==> flow/design.v <==
module copyEngine  #(
    parameter DATA_WIDTH       = 64,
    parameter ADDR_WIDTH       = 32,
    parameter LEN              = 16,
    parameter FULL_WORD_SIZE   = DATA_WIDTH / 8
) (
    input                             rstn,
    input                             clk,
    input                             src_dw_sel_i, 
    input                             dst_dw_sel_i, 
    input                             copy_i,
    input                             set_i,
    input        [7:0]                setVal_i,
    input                             flush_i,
    input        [LEN-1:0]            len_i,
    input        [ADDR_WIDTH-1:0]     src_i,
    input        [ADDR_WIDTH-1:0]     dst_i,
    output logic                      done_o,
    output logic                      mem_re_r,
    output logic [ADDR_WIDTH-1:0]     mem_rad_r,
    input                             mem_rreq_rdy,
    input        [DATA_WIDTH-1:0]     mem_rdat,
    input                             mem_rdat_rdy,
    output logic [FULL_WORD_SIZE-1:0] mem_bwe_r,
    output logic [ADDR_WIDTH-1:0]     mem_wad_r,
    output logic [DATA_WIDTH-1:0]     mem_wdat_r,
    input                             mem_wreq_rdy,
    output logic                      flush_r,
    output logic [ADDR_WIDTH-1:0]     cmd_adr_r,
    input                             cmd_rdy
);
    localparam int WORD_SIZE = FULL_WORD_SIZE / 2;
    localparam int RD_FIFO_DW = 32;
    localparam int RD_FIFO_AW = 4;
    localparam int BYTE_SHIFT = $clog2(FULL_WORD_SIZE);
    localparam int LOG_BYTE_SHIFT = $clog2(BYTE_SHIFT);
    localparam int ALIGN_BUF_SIZE = 2*RD_FIFO_DW;
    localparam int ALIGN_BUF_SIZE_BYTES = ALIGN_BUF_SIZE / 8;
    localparam int LOG_ALIGN_BUF_SIZE = $clog2(ALIGN_BUF_SIZE);
    localparam int LOG_ALIGN_BUF_SIZE_BYTES = $clog2(ALIGN_BUF_SIZE_BYTES);
    localparam int FULL_WRITE_MASK = {FULL_WORD_SIZE {1'b1}};
    localparam int WRITE_MASK = {WORD_SIZE {1'b1}};
    localparam int WRITE_FIRST=0;
    localparam int WRITE_MIDDLE=1;
    localparam int WRITE_LAST=2;
    localparam int WRITE_SKIP=3;  
    logic [BYTE_SHIFT-1:0]              srcShift, srcShift_r;
    logic [BYTE_SHIFT-1:0]              dstShift, dstShift_r;
    logic [BYTE_SHIFT:0]                readNum;
    logic [BYTE_SHIFT:0]                writeNum;
    logic [LOG_ALIGN_BUF_SIZE_BYTES:0]  readNum_s1;
    logic                               cmdBusy, cmdBusy_r;
    logic                               flush;
    logic [ADDR_WIDTH-1:0]              cmd_adr;
    logic                               rdBusy, rdBusy_r, wrBusy, wrBusy_r;
    logic [LEN-1:0]                     rdCnt, rdCnt_r, wrCnt, wrCnt_r;
    logic [ADDR_WIDTH-1:0]              srcPtr, srcPtr_r, dstPtr, dstPtr_r;
    logic [ALIGN_BUF_SIZE-1:0]          alignBuf_r, alignBuf;
    logic                               memset_run, memset_run_r;
    logic [7:0]                         memset_val, memset_val_r;
    logic                               rstall, wstall;
    logic                               firstRead_req, firstRead_req_r, firstRead_vld, firstRead_vld_r;
    logic                               firstWrite, firstWrite_r;
    logic [1:0]                         writeCase;
    logic [LOG_ALIGN_BUF_SIZE_BYTES:0]  bufNum, bufNum_r;
    logic [FULL_WORD_SIZE-1:0]          mem_bwe, bwe;
    logic [ADDR_WIDTH-1:0]              mem_wad;
    logic [DATA_WIDTH-1:0]              mem_wdat;
    logic                               mem_re;
    logic [ADDR_WIDTH-1:0]              mem_rad;
    logic                               rdfifo_reserve;
    logic                               rdfifo_we;
    logic                               rdfifo_re;
    logic [RD_FIFO_DW-1:0]              rdfifo_wdat;
    logic [RD_FIFO_DW-1:0]              rdfifo_rdat;
    logic                               rdfifo_rrdy;
    logic                               rdfifo_wrdy;
    logic                               almost_full;
    logic                               src_dw_sel, src_dw_sel_r; 
    logic                               dst_dw_sel, dst_dw_sel_r; 
    logic [LOG_BYTE_SHIFT:0]            src_word_size, src_word_size_r;
    logic [LOG_BYTE_SHIFT:0]            dst_word_size, dst_word_size_r;
    assign rdfifo_wdat =  src_dw_sel_r ? {mem_rdat[55:48], mem_rdat[39:32], mem_rdat[23:16], mem_rdat[7:0]} : mem_rdat[31:0];
    reserve_fifo #(
        .DW     (RD_FIFO_DW),
        .AW     (RD_FIFO_AW)
    ) rdfifo (
        .rstn            (rstn),
        .clk             (clk),
        .rd_en           (rdfifo_re),
        .reserve_en      (rdfifo_reserve),
        .dout            (rdfifo_rdat),
        .wr_en           (rdfifo_we),
        .din             (rdfifo_wdat),
        .wrdy            (rdfifo_wrdy),
        .rrdy            (rdfifo_rrdy)
    );
    always @(posedge clk or negedge rstn) begin
        if (~rstn) begin
            alignBuf_r <= 0;
            mem_re_r <= 0;
            mem_rad_r <= 0;
            mem_bwe_r <= 0;
            mem_wad_r <= 0;
            mem_wdat_r <= 0;
            {memset_run_r, memset_val_r, rdCnt_r, wrCnt_r, rdBusy_r, wrBusy_r, alignBuf_r, bufNum_r, srcShift_r, dstShift_r,
            firstWrite_r, firstRead_req_r, firstRead_vld_r, srcPtr_r, dstPtr_r, src_dw_sel_r,
            dst_dw_sel_r} <= 0;
            flush_r <= 0;
            cmd_adr_r <= 0;
            cmdBusy_r <= 0;
        end
        else begin
            alignBuf_r <= alignBuf;
            mem_re_r <= mem_re;
            mem_rad_r <= mem_rad;
            mem_bwe_r <= mem_bwe;
            mem_wad_r <= mem_wad;
            mem_wdat_r <= mem_wdat;
            {memset_run_r, memset_val_r, rdCnt_r, wrCnt_r, rdBusy_r, wrBusy_r, alignBuf_r, bufNum_r, srcShift_r, dstShift_r,  firstWrite_r, firstRead_req_r, firstRead_vld_r, srcPtr_r, dstPtr_r, src_dw_sel_r, dst_dw_sel_r} <=
                {memset_run, memset_val, rdCnt, wrCnt, rdBusy, wrBusy, alignBuf, bufNum, srcShift, dstShift, firstWrite, firstRead_req, firstRead_vld, srcPtr, dstPtr, src_dw_sel, dst_dw_sel};
            flush_r <= flush;
            cmd_adr_r <= cmd_adr;
            cmdBusy_r <= cmdBusy;
        end
    end
    always @(*) begin
        {memset_run, memset_val, rdCnt, wrCnt, rdBusy, wrBusy, alignBuf, bufNum, srcShift, dstShift, firstWrite, firstRead_req, firstRead_vld, srcPtr, dstPtr, src_dw_sel, dst_dw_sel}=
            {memset_run_r, memset_val_r, rdCnt_r, wrCnt_r, rdBusy_r, wrBusy_r, alignBuf_r, bufNum_r, srcShift_r, dstShift_r, firstWrite_r, firstRead_req_r, firstRead_vld_r, srcPtr_r, dstPtr_r, src_dw_sel_r, dst_dw_sel_r} ;
        {writeNum, rdfifo_re, bwe} = 0;
        writeCase = WRITE_SKIP;  
        cmdBusy = cmdBusy_r;
        cmd_adr = cmd_adr_r;
        flush = flush_r;
        if (~rdBusy_r && ~wrBusy_r && ~cmdBusy_r && (mem_bwe_r==0) && (copy_i || set_i || flush_i)) begin  
            srcShift = src_dw_sel_i ? (src_i & 7) : (src_i & 3);
            dstShift = dst_dw_sel_i ? (dst_i & 7) : (dst_i & 3);
            srcPtr = src_i;
            dstPtr = dst_i;
            rdCnt = len_i;
            wrCnt = len_i;
            firstRead_req = 1;
            firstRead_vld = 1;
            firstWrite = 1;
            rdBusy = copy_i;
            wrBusy = (copy_i || set_i);
            memset_run = set_i & ~copy_i;
            memset_val = setVal_i;
            src_dw_sel = src_dw_sel_i;
            dst_dw_sel = dst_dw_sel_i;
            cmdBusy = flush_i;
            cmd_adr = dst_i;
            flush = flush_i;
        end
        if (flush_r && cmd_rdy) begin
            cmdBusy = 0;
            cmd_adr = 0;
            flush = 0;
        end
            if(firstWrite_r==1) begin  
                if (dst_dw_sel_r) begin 
                    writeNum = (((FULL_WORD_SIZE-dstShift_r) / 2) > wrCnt_r) ? (wrCnt_r*2) : (FULL_WORD_SIZE-dstShift_r); 
                    writeCase = ((wrCnt_r <= WORD_SIZE) && ((writeNum/2)==wrCnt_r)) ? WRITE_LAST : WRITE_FIRST;
                end
                else begin
                    writeNum = ((WORD_SIZE-dstShift_r) > wrCnt_r) ? wrCnt_r : (WORD_SIZE-dstShift_r); 
                    writeCase = ((wrCnt_r <= WORD_SIZE) && (writeNum==wrCnt_r)) ? WRITE_LAST : WRITE_FIRST;
                end
                for (int b=0; b<FULL_WORD_SIZE; b++) begin
                    if (b < writeNum) bwe[dstShift_r + b] = 1;
                end
            end
            else if((wrCnt_r<=WORD_SIZE) && wrBusy_r) begin  
                bwe = shift_right_mask(WORD_SIZE-wrCnt_r, dst_dw_sel_r);          
                writeNum = dst_dw_sel_r ? (wrCnt_r*2) : wrCnt_r;
                writeCase = WRITE_LAST;
            end
            else begin
                bwe = dst_dw_sel_r ? {FULL_WORD_SIZE {1'b1}} : {WORD_SIZE {1'b1}};
                writeNum = dst_dw_sel_r ? FULL_WORD_SIZE : WORD_SIZE;
                writeCase = WRITE_MIDDLE;
            end
        rstall = (mem_rreq_rdy && rdBusy_r && rdfifo_wrdy) ? 0 : 1;
        wstall = (mem_wreq_rdy && wrBusy_r && (((bufNum_r>=writeNum && ~dst_dw_sel_r)) || (bufNum_r>=(writeNum/2) && dst_dw_sel_r))) ? 0 : 1;
        readNum = (firstRead_req_r && src_dw_sel_r) ? (FULL_WORD_SIZE - srcShift_r)/2 :
                  (firstRead_req_r && ~src_dw_sel_r) ? (WORD_SIZE - srcShift_r) :
                                                        WORD_SIZE;          
        mem_re = mem_re_r;
        mem_rad = mem_rad_r;
        if (~rstall) begin
            firstRead_req = 0;
            rdCnt = (rdCnt_r >= readNum) ? (rdCnt_r - readNum) : 0;
            rdBusy = (rdCnt==0) ? 0 : 1;
            srcPtr = srcPtr_r + (src_dw_sel_r ? readNum*2 : readNum);
            mem_re = 1;
            mem_rad = src_dw_sel_r ? (srcPtr_r >> BYTE_SHIFT) : (srcPtr_r >> (BYTE_SHIFT-1));
        end
        else if (mem_rreq_rdy) begin
            mem_re = 0;
        end
        rdfifo_reserve = mem_rreq_rdy & mem_re_r;
        rdfifo_we = mem_rdat_rdy; 
            if(~wstall) begin
                if (writeCase==WRITE_LAST) begin
                    bufNum = 0;
                    alignBuf = 0;
                end
                else if (dst_dw_sel) begin
                    bufNum -= (writeNum / 2);                  
                    alignBuf >>= (writeNum*4);          
                end
                else begin
                    bufNum -= writeNum;                  
                    alignBuf >>= (writeNum*8);          
                end
            end
            else begin
                bwe=0; writeCase=WRITE_SKIP; writeNum=0;  
            end
        readNum_s1 = (firstRead_vld_r && src_dw_sel_r) ? (FULL_WORD_SIZE - srcShift_r)/2 :
                    (firstRead_vld_r && ~src_dw_sel_r) ? (WORD_SIZE - srcShift_r) :
                                                         WORD_SIZE;          
        if(rdfifo_rrdy && ((bufNum+readNum_s1)<ALIGN_BUF_SIZE_BYTES) && ~memset_run_r) begin
            rdfifo_re = 1;
            firstRead_vld = 0;
            if(firstRead_vld_r && src_dw_sel_r) begin
                alignBuf |= (rdfifo_rdat >> (srcShift_r*4));
            end
            else if (firstRead_vld_r) begin
                alignBuf |= (rdfifo_rdat >> (srcShift_r*8));
            end
            else begin  
                alignBuf |= (rdfifo_rdat << (bufNum*8));      
            end
            bufNum += readNum_s1;  
        end
        else if ((bufNum<ALIGN_BUF_SIZE_BYTES) && memset_run_r && (writeCase!=WRITE_LAST)) begin
            alignBuf = {ALIGN_BUF_SIZE_BYTES {memset_val_r}};
            bufNum += (((ALIGN_BUF_SIZE_BYTES - bufNum) > wrCnt_r) ? wrCnt_r : (ALIGN_BUF_SIZE_BYTES - bufNum));
        end
        mem_bwe = mem_bwe_r;
        mem_wad = mem_wad_r;
        mem_wdat = mem_wdat_r;
        if (~wstall) begin
            firstWrite = 0;
            if (dst_dw_sel_r) begin
                dstPtr = dstPtr_r + writeNum;
                dstShift = (dstPtr & 7);
                mem_bwe = bwe;
                mem_wad = dstPtr_r >> BYTE_SHIFT;
                wrCnt = wrCnt_r - writeNum/2;
                if (firstWrite_r) begin
                    mem_wdat = shift_left(alignBuf_r[31:0], dstShift_r, dst_dw_sel_r); 
                end
                else begin
                    mem_wdat = {8'b0, alignBuf_r[31:24], 8'b0, alignBuf_r[23:16], 8'b0, alignBuf_r[15:8], 8'b0, alignBuf_r[7:0]};
                end
            end
            else begin
                dstPtr = dstPtr_r + writeNum;
                dstShift = (dstPtr & 3);
                mem_bwe = bwe;
                mem_wad = dstPtr_r >> (BYTE_SHIFT - 1);
                wrCnt = wrCnt_r - writeNum;
                if (firstWrite_r) begin
                    mem_wdat = shift_left(alignBuf_r[31:0], dstShift_r, dst_dw_sel_r); 
                end
                else begin
                    mem_wdat = alignBuf_r[31:0];
                end
            end
            if(writeCase==WRITE_LAST) begin
                wrBusy = 0;
                memset_run = 0;
            end
        end
        else if (mem_wreq_rdy) begin
            mem_bwe = 0;
        end
        done_o = ~rdBusy_r && ~wrBusy_r && (mem_bwe_r==0) && ~cmdBusy_r;
    end
function [DATA_WIDTH-1:0] shift_left;
    input [31:0]           dat;
    input [BYTE_SHIFT-1:0] shift;
    input                  dw_sel;
    if (dw_sel) begin
        shift_left = 0;
        for (int i=0; i<FULL_WORD_SIZE; i++) begin
            if ((i&1)==0) begin
                shift_left[(i + shift)*8 +: 8] = dat[i*8/2 +: 8];
            end
        end
    end
    else begin
        shift_left = (dat << (8*shift)) & ({{32{1'b0}}, {32{1'b1}}});
    end
endfunction
function [FULL_WORD_SIZE-1:0] shift_right_mask;
    input [BYTE_SHIFT-1:0] shift;
    input                  dw_sel;
    shift_right_mask = dw_sel ? (FULL_WRITE_MASK>>(shift*2)) : (WRITE_MASK>>shift);
endfunction
endmodule
module reserve_fifo#(
    parameter DW = 32,
    parameter AW = 1
)(
    input                   rstn,
    input                   clk,
    input                   reserve_en,
    input                   wr_en,
    input        [DW-1:0]   din,
    input                   rd_en,
    output logic [DW-1:0]   dout,
    output logic            wrdy,
    output logic            rrdy
);
    localparam DEPTH = (1 << AW);
    reg [DW-1:0]   mem[DEPTH];
    logic [AW-1:0] wptr, wptr_r;
    logic [AW-1:0] rptr, rptr_r;
    logic [AW:0]   num, num_r, reserveNum, reserveNum_r;
    logic          we;
    logic vrdy;
    always @(posedge clk or negedge rstn) begin
        if (~rstn) begin
            wptr_r <= 0;
            rptr_r <= 0;
            num_r <= 0;
            reserveNum_r<=0;
        end
        else begin
            wptr_r <= wptr;
            rptr_r <= rptr;
            num_r <= num;
            reserveNum_r<=reserveNum;
        end
    end
    always @(*) begin
        wrdy = (reserveNum_r < (DEPTH-1));
        rrdy = (num_r!=0);
        wptr = wptr_r;
        rptr = rptr_r;
        reserveNum = (reserveNum_r + reserve_en - rd_en);
        num        = num_r        + wr_en      - rd_en;
        we = 0;
        if (wr_en) begin
            wptr = wptr_r + 1;
            we = 1;
        end
        if (rd_en) begin
            rptr = rptr_r + 1;
        end
    end
    always @(posedge clk) begin
        if (we) begin
            mem[wptr_r] <= din;
        end
    end
    assign dout = mem[rptr_r];
endmodule
; ---- Tool chain data of copyEngine
; Module copyEngine before and after one edit of its RTL, step after step.
; "before" refers to lines of the RTL above, "after" to lines of the edited file.
; "diff" is "after" less "before", of the values as shown.
; Operators carry their Yosys type and port widths (W data, S select, Z words).
; Cell names lack the library's common part.
; The mark -- stands for no value.
[inputs]
top_module = copyEngine
clk_port = clk
library = sky130hd
corner = tt_025C_1v80

; ---- The edit
; Unified diff, file above to edited file.
; A script made this edit. It changes what the design does and was not meant as an optimisation.
; begin of diff
@@ -164,5 +164,5 @@
                 end
                 else begin
-                    writeNum = ((WORD_SIZE-dstShift_r) > wrCnt_r) ? wrCnt_r : (WORD_SIZE-dstShift_r); 
+                    writeNum = ((WORD_SIZE-dstShift_r) != wrCnt_r) ? wrCnt_r : (WORD_SIZE-dstShift_r); 
                     writeCase = ((wrCnt_r <= WORD_SIZE) && (writeNum==wrCnt_r)) ? WRITE_LAST : WRITE_FIRST;
                 end
; end of diff

; ---- Word level
; Source: Yosys, flattened and elaborated, memories not mapped. Widths are those after wreduce. Registers that Yosys merges into a memory's read port (data or address) are not register bits. Print and check cells do not count.
; Yosys's memory passes give these memory sizes; they may raise the number of words (mostly to a power of two), join words into wider ones and drop unused or constant bits.
[bits]
columns = item, before, after, diff
row1 = rom_bits, 64, 64, 0
row2 = ram_bits, 512, 512, 0
row3 = n_memories, 2, 2, 0
row4 = out_inout_bits, 171, 171, 0
row5 = inputBits, 163, 163, 0
row6 = register_bits, 374, 374, 0
row7 = word_cells, 412, 412, 0
[op_classes]
columns = item, before, after, diff
row1 = addsub, 32, 32, 0
row2 = equal, 86, 87, 1
row3 = shifts, 8, 8, 0
row4 = n_mux, 183, 183, 0
row5 = n_cmp, 18, 17, -1
row6 = n_reduce_logical, 43, 43, 0
row7 = logic, 12, 12, 0
[memory_table]
columns = item, before, after
row1 = mem_shapes, rdfifo.mem 16x32 r1 w1; 8x8 r1 w0, rdfifo.mem 16x32 r1 w1; 8x8 r1 w0
[op_table]
columns = cell, before, after, diff
row1 = $gt A32 B16 Y1, 2, 1, -1
row2 = $ne A32 B16 Y1, 0, 1, 1
row3 = $mux W1, 79, 79, 0
row4 = $mux W8, 48, 48, 0
row5 = $eq A4 B3 Y1 const B, 40, 40, 0
row6 = $logic_and A1 B1 Y1, 24, 24, 0
row7 = $eq A4 B2 Y1 const B, 20, 20, 0
row8 = $mux W4, 19, 19, 0
row9 = $logic_not A32 Y1, 11, 11, 0
row10 = $eq A4 B1 Y1 const B, 10, 10, 0
row11 = $mux W64, 10, 10, 0
row12 = $mux W32, 8, 8, 0
row13 = $not A1 Y1, 7, 7, 0
row14 = $mux W2, 6, 6, 0
row15 = $mux W16, 5, 5, 0
row16 = $mux W3, 5, 5, 0
row17 = $ne A2 B2 Y1 const B, 5, 5, 0
row18 = $add A3 B3 Y4 const B, 4, 4, 0
row19 = $eq A3 B3 Y1 const B, 4, 4, 0
row20 = $lt A3 B4 Y1 const A, 4, 4, 0
row21 = $logic_or A1 B1 Y1, 3, 3, 0
row22 = $or A64 B64 Y64, 3, 3, 0
row23 = $add A3 B2 Y4 const B, 2, 2, 0
row24 = $add A3 B3 Y4 const A, 2, 2, 0
row25 = $add A4 B1 Y4 const B, 2, 2, 0
row26 = $add A4 B4 Y4, 2, 2, 0
row27 = $add A5 B1 Y5, 2, 2, 0
row28 = $and A1 B1 Y1, 2, 2, 0
; Not every row of either side is listed.

; ---- Longest topological paths
; Yosys ltp: most cells in a row. Word level: on the elaborated netlist, between registers, memories and ports. Mapped: between sequential cells and ports; inverters and the memories' decode and read muxes count.
[depth]
columns = item, before, after, diff
row1 = depth_word, 24, 24, 0
row2 = ABC_AREA, 0, 0, --
row3 = mapped_depth, 46, 43, -3
row4 = mapped_depth_nobuf, 43, 38, -5

; ---- After synthesis
; Yosys stat after the flow's synthesis: flattened, memories mapped to cells. It holds for the ABC_AREA given above (unset counts as 0); a run with the other value may have another netlist.
[by_type]
columns = cell_type, before, after, diff
row1 = nand2_1, 507, 556, 49
row2 = mux2i_1, 188, 161, -27
row3 = nor2_1, 311, 288, -23
row4 = nand3_1, 81, 99, 18
row5 = o221ai_1, 23, 37, 14
row6 = o22a_1, 21, 7, -14
row7 = o21a_1, 13, 27, 14
row8 = buf_1, 34, 47, 13
row9 = a221oi_1, 58, 47, -11
row10 = a22o_1, 29, 40, 11
row11 = a31oi_1, 24, 35, 11
row12 = nand4_1, 19, 30, 11
row13 = and3_1, 45, 35, -10
row14 = and2_1, 43, 34, -9
row15 = buf_4, 13, 4, -9
row16 = o21ai_0, 248, 256, 8
row17 = a21oi_1, 239, 247, 8
row18 = a221o_1, 25, 17, -8
; Not every row of either side is listed.
[mapped]
columns = item, before, after, diff
row1 = seq_area_um2, 24583.6, 24583.6, 0.0
row2 = mapped_area_um2, 46777.4, 46070.4, -707.0
row3 = buf_cells, 312, 313, 1
row4 = stdcells, 4080, 4058, -22
row5 = ff_cells, 880, 880, 0
; The figures by module come from a second, unflattened synthesis with its own total; it is not the netlist above.
[unflattened]
columns = item, before, after, diff
row1 = cells_unflattened, 4177, 4258, 81
row2 = area_unflattened_um2, 46918.7, 46933.8, 15.1
; Each row is one instance without its submodules.
[modules_before]
columns = module, seq_area_um2, n_inst, area_um2, n_cells
row1 = copyEngine, 8758.4, 1, 26690.6, 3278
row2 = reserve_fifo, 15825.2, 1, 20228.2, 899
[modules_after]
columns = module, seq_area_um2, n_inst, area_um2, n_cells
row1 = copyEngine, 8758.4, 1, 26705.6, 3359
row2 = reserve_fifo, 15825.2, 1, 20228.2, 899

; ---- Worst setup path after synthesis
; Source: OpenSTA report_checks on the synthesized netlist (no wires, ideal clock, input and output delay 20% of the period each), path of least setup slack; recovery checks are left aside. Register names are those of the netlist, which keeps one name where synthesis merged equal registers.
[synth_timing]
columns = item, before, after, diff
row1 = path_kind, flip-flop to flip-flop, flip-flop to flip-flop, --
row2 = from, reg (no name shown), reg dstShift_r[2], --
row3 = to, reg bufNum_r[2], reg bufNum_r[2], --
row4 = slack_ns, 0.377, 0.831, 0.454
row5 = path_buffers, 4, 6, 2
row6 = setup_time_ns, 0.139, 0.139, 0.000
row7 = t_first_pin_ns, 0.000, 0.000, 0.000
row8 = required_ns, 9.861, 9.861, 0.000
row9 = arrival_ns, 9.484, 9.029, -0.455
row10 = tclk_ns, 10.0, 10.0, 0.0
row11 = path_stages, 46, 42, -4
row12 = delay_ns, 9.623, 9.168, -0.455
row13 = synth_period_reached_ns, 9.623, 9.169, -0.454
; "delay_ns" = arrival - input delay + setup time.
; "path_stages" counts driving pins, that of a launching flip-flop among them; a cell with two outputs on the path counts twice.
; "synth_period_reached_ns" is the clock period less the worst setup slack; recovery checks do not enter. This is arithmetic on one report: input and output delays are still those of the set period (20% each).
; Between the ends stands the longest chain of elaborated cells between them, by number of cells; it is not shown to be the way that was timed. Of several equally long chains one is given.
; Each line given opens the expression or statement behind the cell; cells for indexed reads and writes are added by Yosys, which also makes memories of some case tables.
[synth_via_before]
path_cell_list = dfrtp_1 > buf_2 > inv_1 > ha_1 > ha_1 > clkbuf_1 > inv_1 > ha_1 > a21oi_1 > o21a_1 > and2b_1 > o21a_1 > o21a_1 > o211a_2 > a31oi_2 > inv_1 > ha_1 > fa_1 > [... 10 more ...] > ha_1 > a21o_1 > a21o_1 > a21oi_1 > nor2b_1 > o21ai_0 > nand2b_1 > a211o_1 > a21oi_1 > o21bai_1 > a21oi_1 > ha_1 > inv_1 > fa_1 > xor2_1 > nor2_1 > a211oi_1 > a21oi_1
[synth_lines_before]
columns = item, line_no
row1 = to (decl), 65  ; logic [LOG_ALIGN_BUF_SIZE_BYTES:0]  bufNum, bufNum_r;
; before: No chain of elaborated cells between the ends is given.
[synth_via_after]
path_cell_list = dfrtp_1 > clkbuf_1 > inv_1 > ha_1 > ha_1 > and3b_1 > o21a_1 > a311oi_1 > o21ai_0 > and2_1 > clkinv_1 > clkbuf_1 > ha_1 > fa_1 > a21boi_0 > o22ai_1 > nand2_1 > nor2_1 > [... 6 more ...] > ha_1 > a22oi_1 > ha_1 > a21o_1 > a21o_1 > a21oi_1 > nor2b_1 > o21ai_0 > nand2_1 > a21oi_1 > o21bai_1 > a21oi_1 > ha_1 > inv_1 > fa_1 > xnor2_1 > a211oi_1 > a21oi_1
elab_chain_cells = 17
cells_between = 45
lines_between = 16
classes_between = add/sub: 8; compare: 6; eq/ne: 5; mux: 16; reduce/logical: 10
[synth_lines_after]
columns = item, line_no
row1 = from (decl), 48  ; logic [BYTE_SHIFT-1:0]              dstShift, dstShift_r;
row2 = $sub A4 B3 Y5, 162  ; writeNum = (((FULL_WORD_SIZE-dstShift_r) / 2) > wrCnt_r) ? (wrCnt_r*2) : (FULL_WORD_SIZE-dstShift_r);
row3 = $gt A31 B16 Y1, 162
row4 = $mux W4, 162
row5 = $mux W4, 161  ; if (dst_dw_sel_r) begin
row6 = $mux W4, 160  ; if(firstWrite_r==1) begin
row7 = $ge A4 B4 Y1, 184  ; wstall = (mem_wreq_rdy && wrBusy_r && (((bufNum_r>=writeNum && ~dst_dw_sel_r)) || (bufNum_r>=(writeNum/2) && d ...
row8 = $logic_and A1 B1 Y1, 184
row9 = [... 3 more ...], --
row10 = $mux W4, 203  ; if(~wstall) begin
row11 = $sub A4 B4 Y5, 239  ; bufNum += (((ALIGN_BUF_SIZE_BYTES - bufNum) > wrCnt_r) ? wrCnt_r : (ALIGN_BUF_SIZE_BYTES - bufNum));
row12 = $gt A32 B16 Y1, 239
row13 = $mux W4, 239
row14 = $add A4 B4 Y4, 239
row15 = $mux W4, 237  ; else if ((bufNum<ALIGN_BUF_SIZE_BYTES) && memset_run_r && (writeCase!=WRITE_LAST)) begin
row16 = $mux W4, 223  ; if(rdfifo_rrdy && ((bufNum+readNum_s1)<ALIGN_BUF_SIZE_BYTES) && ~memset_run_r) begin
row17 = to (decl), 65  ; logic [LOG_ALIGN_BUF_SIZE_BYTES:0]  bufNum, bufNum_r;

; ---- Timing after layout
; Path of least setup slack in the final report of each run of pair 1 (OpenROAD, finished layout, wires in). Where an end is a register, its clock arrival counts in the times.
[layout_timing]
columns = item, before, after, diff
row1 = path_kind, flip-flop to flip-flop, flip-flop to flip-flop, --
row2 = from, reg dstShift_r[2], reg (no name shown), --
row3 = to, reg bufNum_r[2], reg alignBuf_r[6], --
row4 = t_first_pin_ns, 0.69, 0.70, 0.01
row5 = path_stages, 40, 26, -14
row6 = path_buffers, 0, 3, 3
row7 = required_ns, 10.04, 9.98, -0.06
row8 = setup_time_ns, 0.13, 0.17, 0.04
row9 = arrival_ns, 9.34, 9.38, 0.04
row10 = tclk_ns, 9.49, 9.49, 0.00
row11 = slack_ns, 0.70, 0.60, -0.10
; Between the ends stands the longest chain of elaborated cells between them, by number of cells; it is not shown to be the way that was timed. Of several equally long chains one is given.
[layout_via_before]
path_cell_list = dfrtp_1 > inv_1 > ha_1 > nor2b_2 > ha_1 > nand3_1 > o21ai_0 > nor3_4 > inv_2 > a32oi_1 > o211ai_2 > nand2_1 > nand2_1 > ha_1 > fa_1 > a31oi_1 > o311ai_4 > nor3b_4 > [... 4 more ...] > ha_1 > a21o_1 > a21o_1 > a21oi_1 > nor2b_1 > o21ai_0 > nand2b_1 > a211o_1 > a21oi_1 > o21bai_1 > a21oi_1 > ha_1 > inv_1 > fa_1 > xor2_1 > nor2_1 > a211oi_1 > a21oi_1
elab_chain_cells = 17
cells_between = 45
lines_between = 16
classes_between = add/sub: 8; compare: 7; eq/ne: 4; mux: 16; reduce/logical: 10
[layout_lines_before]
columns = item, line_no
row1 = from (decl), 48  ; logic [BYTE_SHIFT-1:0]              dstShift, dstShift_r;
row2 = $sub A3 B3 Y4, 166  ; writeNum = ((WORD_SIZE-dstShift_r) > wrCnt_r) ? wrCnt_r : (WORD_SIZE-dstShift_r);
row3 = $gt A32 B16 Y1, 166
row4 = $mux W4, 166
row5 = $mux W4, 161  ; if (dst_dw_sel_r) begin
row6 = $mux W4, 160  ; if(firstWrite_r==1) begin
row7 = $ge A4 B4 Y1, 184  ; wstall = (mem_wreq_rdy && wrBusy_r && (((bufNum_r>=writeNum && ~dst_dw_sel_r)) || (bufNum_r>=(writeNum/2) && d ...
row8 = $logic_and A1 B1 Y1, 184
row9 = [... 3 more ...], --
row10 = $mux W4, 203  ; if(~wstall) begin
row11 = $sub A4 B4 Y5, 239  ; bufNum += (((ALIGN_BUF_SIZE_BYTES - bufNum) > wrCnt_r) ? wrCnt_r : (ALIGN_BUF_SIZE_BYTES - bufNum));
row12 = $gt A32 B16 Y1, 239
row13 = $mux W4, 239
row14 = $add A4 B4 Y4, 239
row15 = $mux W4, 237  ; else if ((bufNum<ALIGN_BUF_SIZE_BYTES) && memset_run_r && (writeCase!=WRITE_LAST)) begin
row16 = $mux W4, 223  ; if(rdfifo_rrdy && ((bufNum+readNum_s1)<ALIGN_BUF_SIZE_BYTES) && ~memset_run_r) begin
row17 = to (decl), 65  ; logic [LOG_ALIGN_BUF_SIZE_BYTES:0]  bufNum, bufNum_r;
[layout_via_after]
path_cell_list = dfrtp_1 > inv_1 > ha_1 > buf_4 > ha_1 > ha_1 > and3b_1 > o21a_1 > nand3_1 > mux2_2 > a22o_1 > ha_1 > fa_1 > a21boi_0 > o2111ai_2 > nand2_1 > nor2_4 > buf_4 > buf_4 > nand3_4 > nand3_2 > mux2_2 > mux2i_1 > nor2_1 > a211oi_1 > o221ai_1
[layout_lines_after]
columns = item, line_no
row1 = to (assign), 100  ; alignBuf_r <= 0;
row2 = to (assign), 114  ; alignBuf_r <= alignBuf;
row3 = to (decl), 58  ; logic [ALIGN_BUF_SIZE-1:0]          alignBuf_r, alignBuf;
; after: No chain of elaborated cells between the ends is given.

; ---- Measured runs
; Both versions went through the flow (Yosys, OpenROAD) with the same settings in each pair. Constraints: input delay and output delay 20% of the set period each, output load 0.01 pF.
[flow_settings_pair_1]
CORE_UTILIZATION = 40
period_ns = 9.49
CAP_MARGIN = 20
CORE_MARGIN = 2
SLEW_MARGIN = 20
[measured_pair_1]
columns = item, before, after, diff
row1 = die_footprint_um2, 119695.0, 117906.0, -1789.0
row2 = fin_hold_ws_ns, 0.473, 0.462, -0.011
row3 = worst_setup_slack_ns, 0.702, 0.602, -0.100
row4 = layout_utilization_frac, 0.47, 0.475, 0.005
row5 = design_power_uw, 20240, 20107, -133
row6 = synth_chip_area_um2, 46777.4, 46070.4, -707.0
row7 = total_negative_slack_ns, 0.000, 0.000, 0.000
[flow_settings_pair_2]
ABC_AREA = 0
CORE_ASPECT_RATIO = 1.08
CORE_MARGIN = 4
CORE_UTILIZATION = 16
CTS_CLUSTER_DIAMETER = 33
MAX_ROUTING_LAYER = met5
SETUP_SLACK_MARGIN = 2.2
SLEW_MARGIN = 15
TNS_END_PERCENT = 70
period_ns = 9.97
CAP_MARGIN = 20
[measured_pair_2]
columns = item, before, after, diff
row1 = die_footprint_um2, 301080.0, 296596.0, -4484.0
row2 = fin_hold_ws_ns, 0.473, 0.467, -0.006
row3 = worst_setup_slack_ns, 2.257, 2.487, 0.230
row4 = layout_utilization_frac, 0.209, 0.21, 0.001
row5 = design_power_uw, 22397, 21842, -555
row6 = synth_chip_area_um2, 46777.4, 46070.4, -707.0
row7 = total_negative_slack_ns, 0.000, 0.000, 0.000
; "design_power_uw" rests on the timing tool's default activity at the inputs, not on a simulated workload.
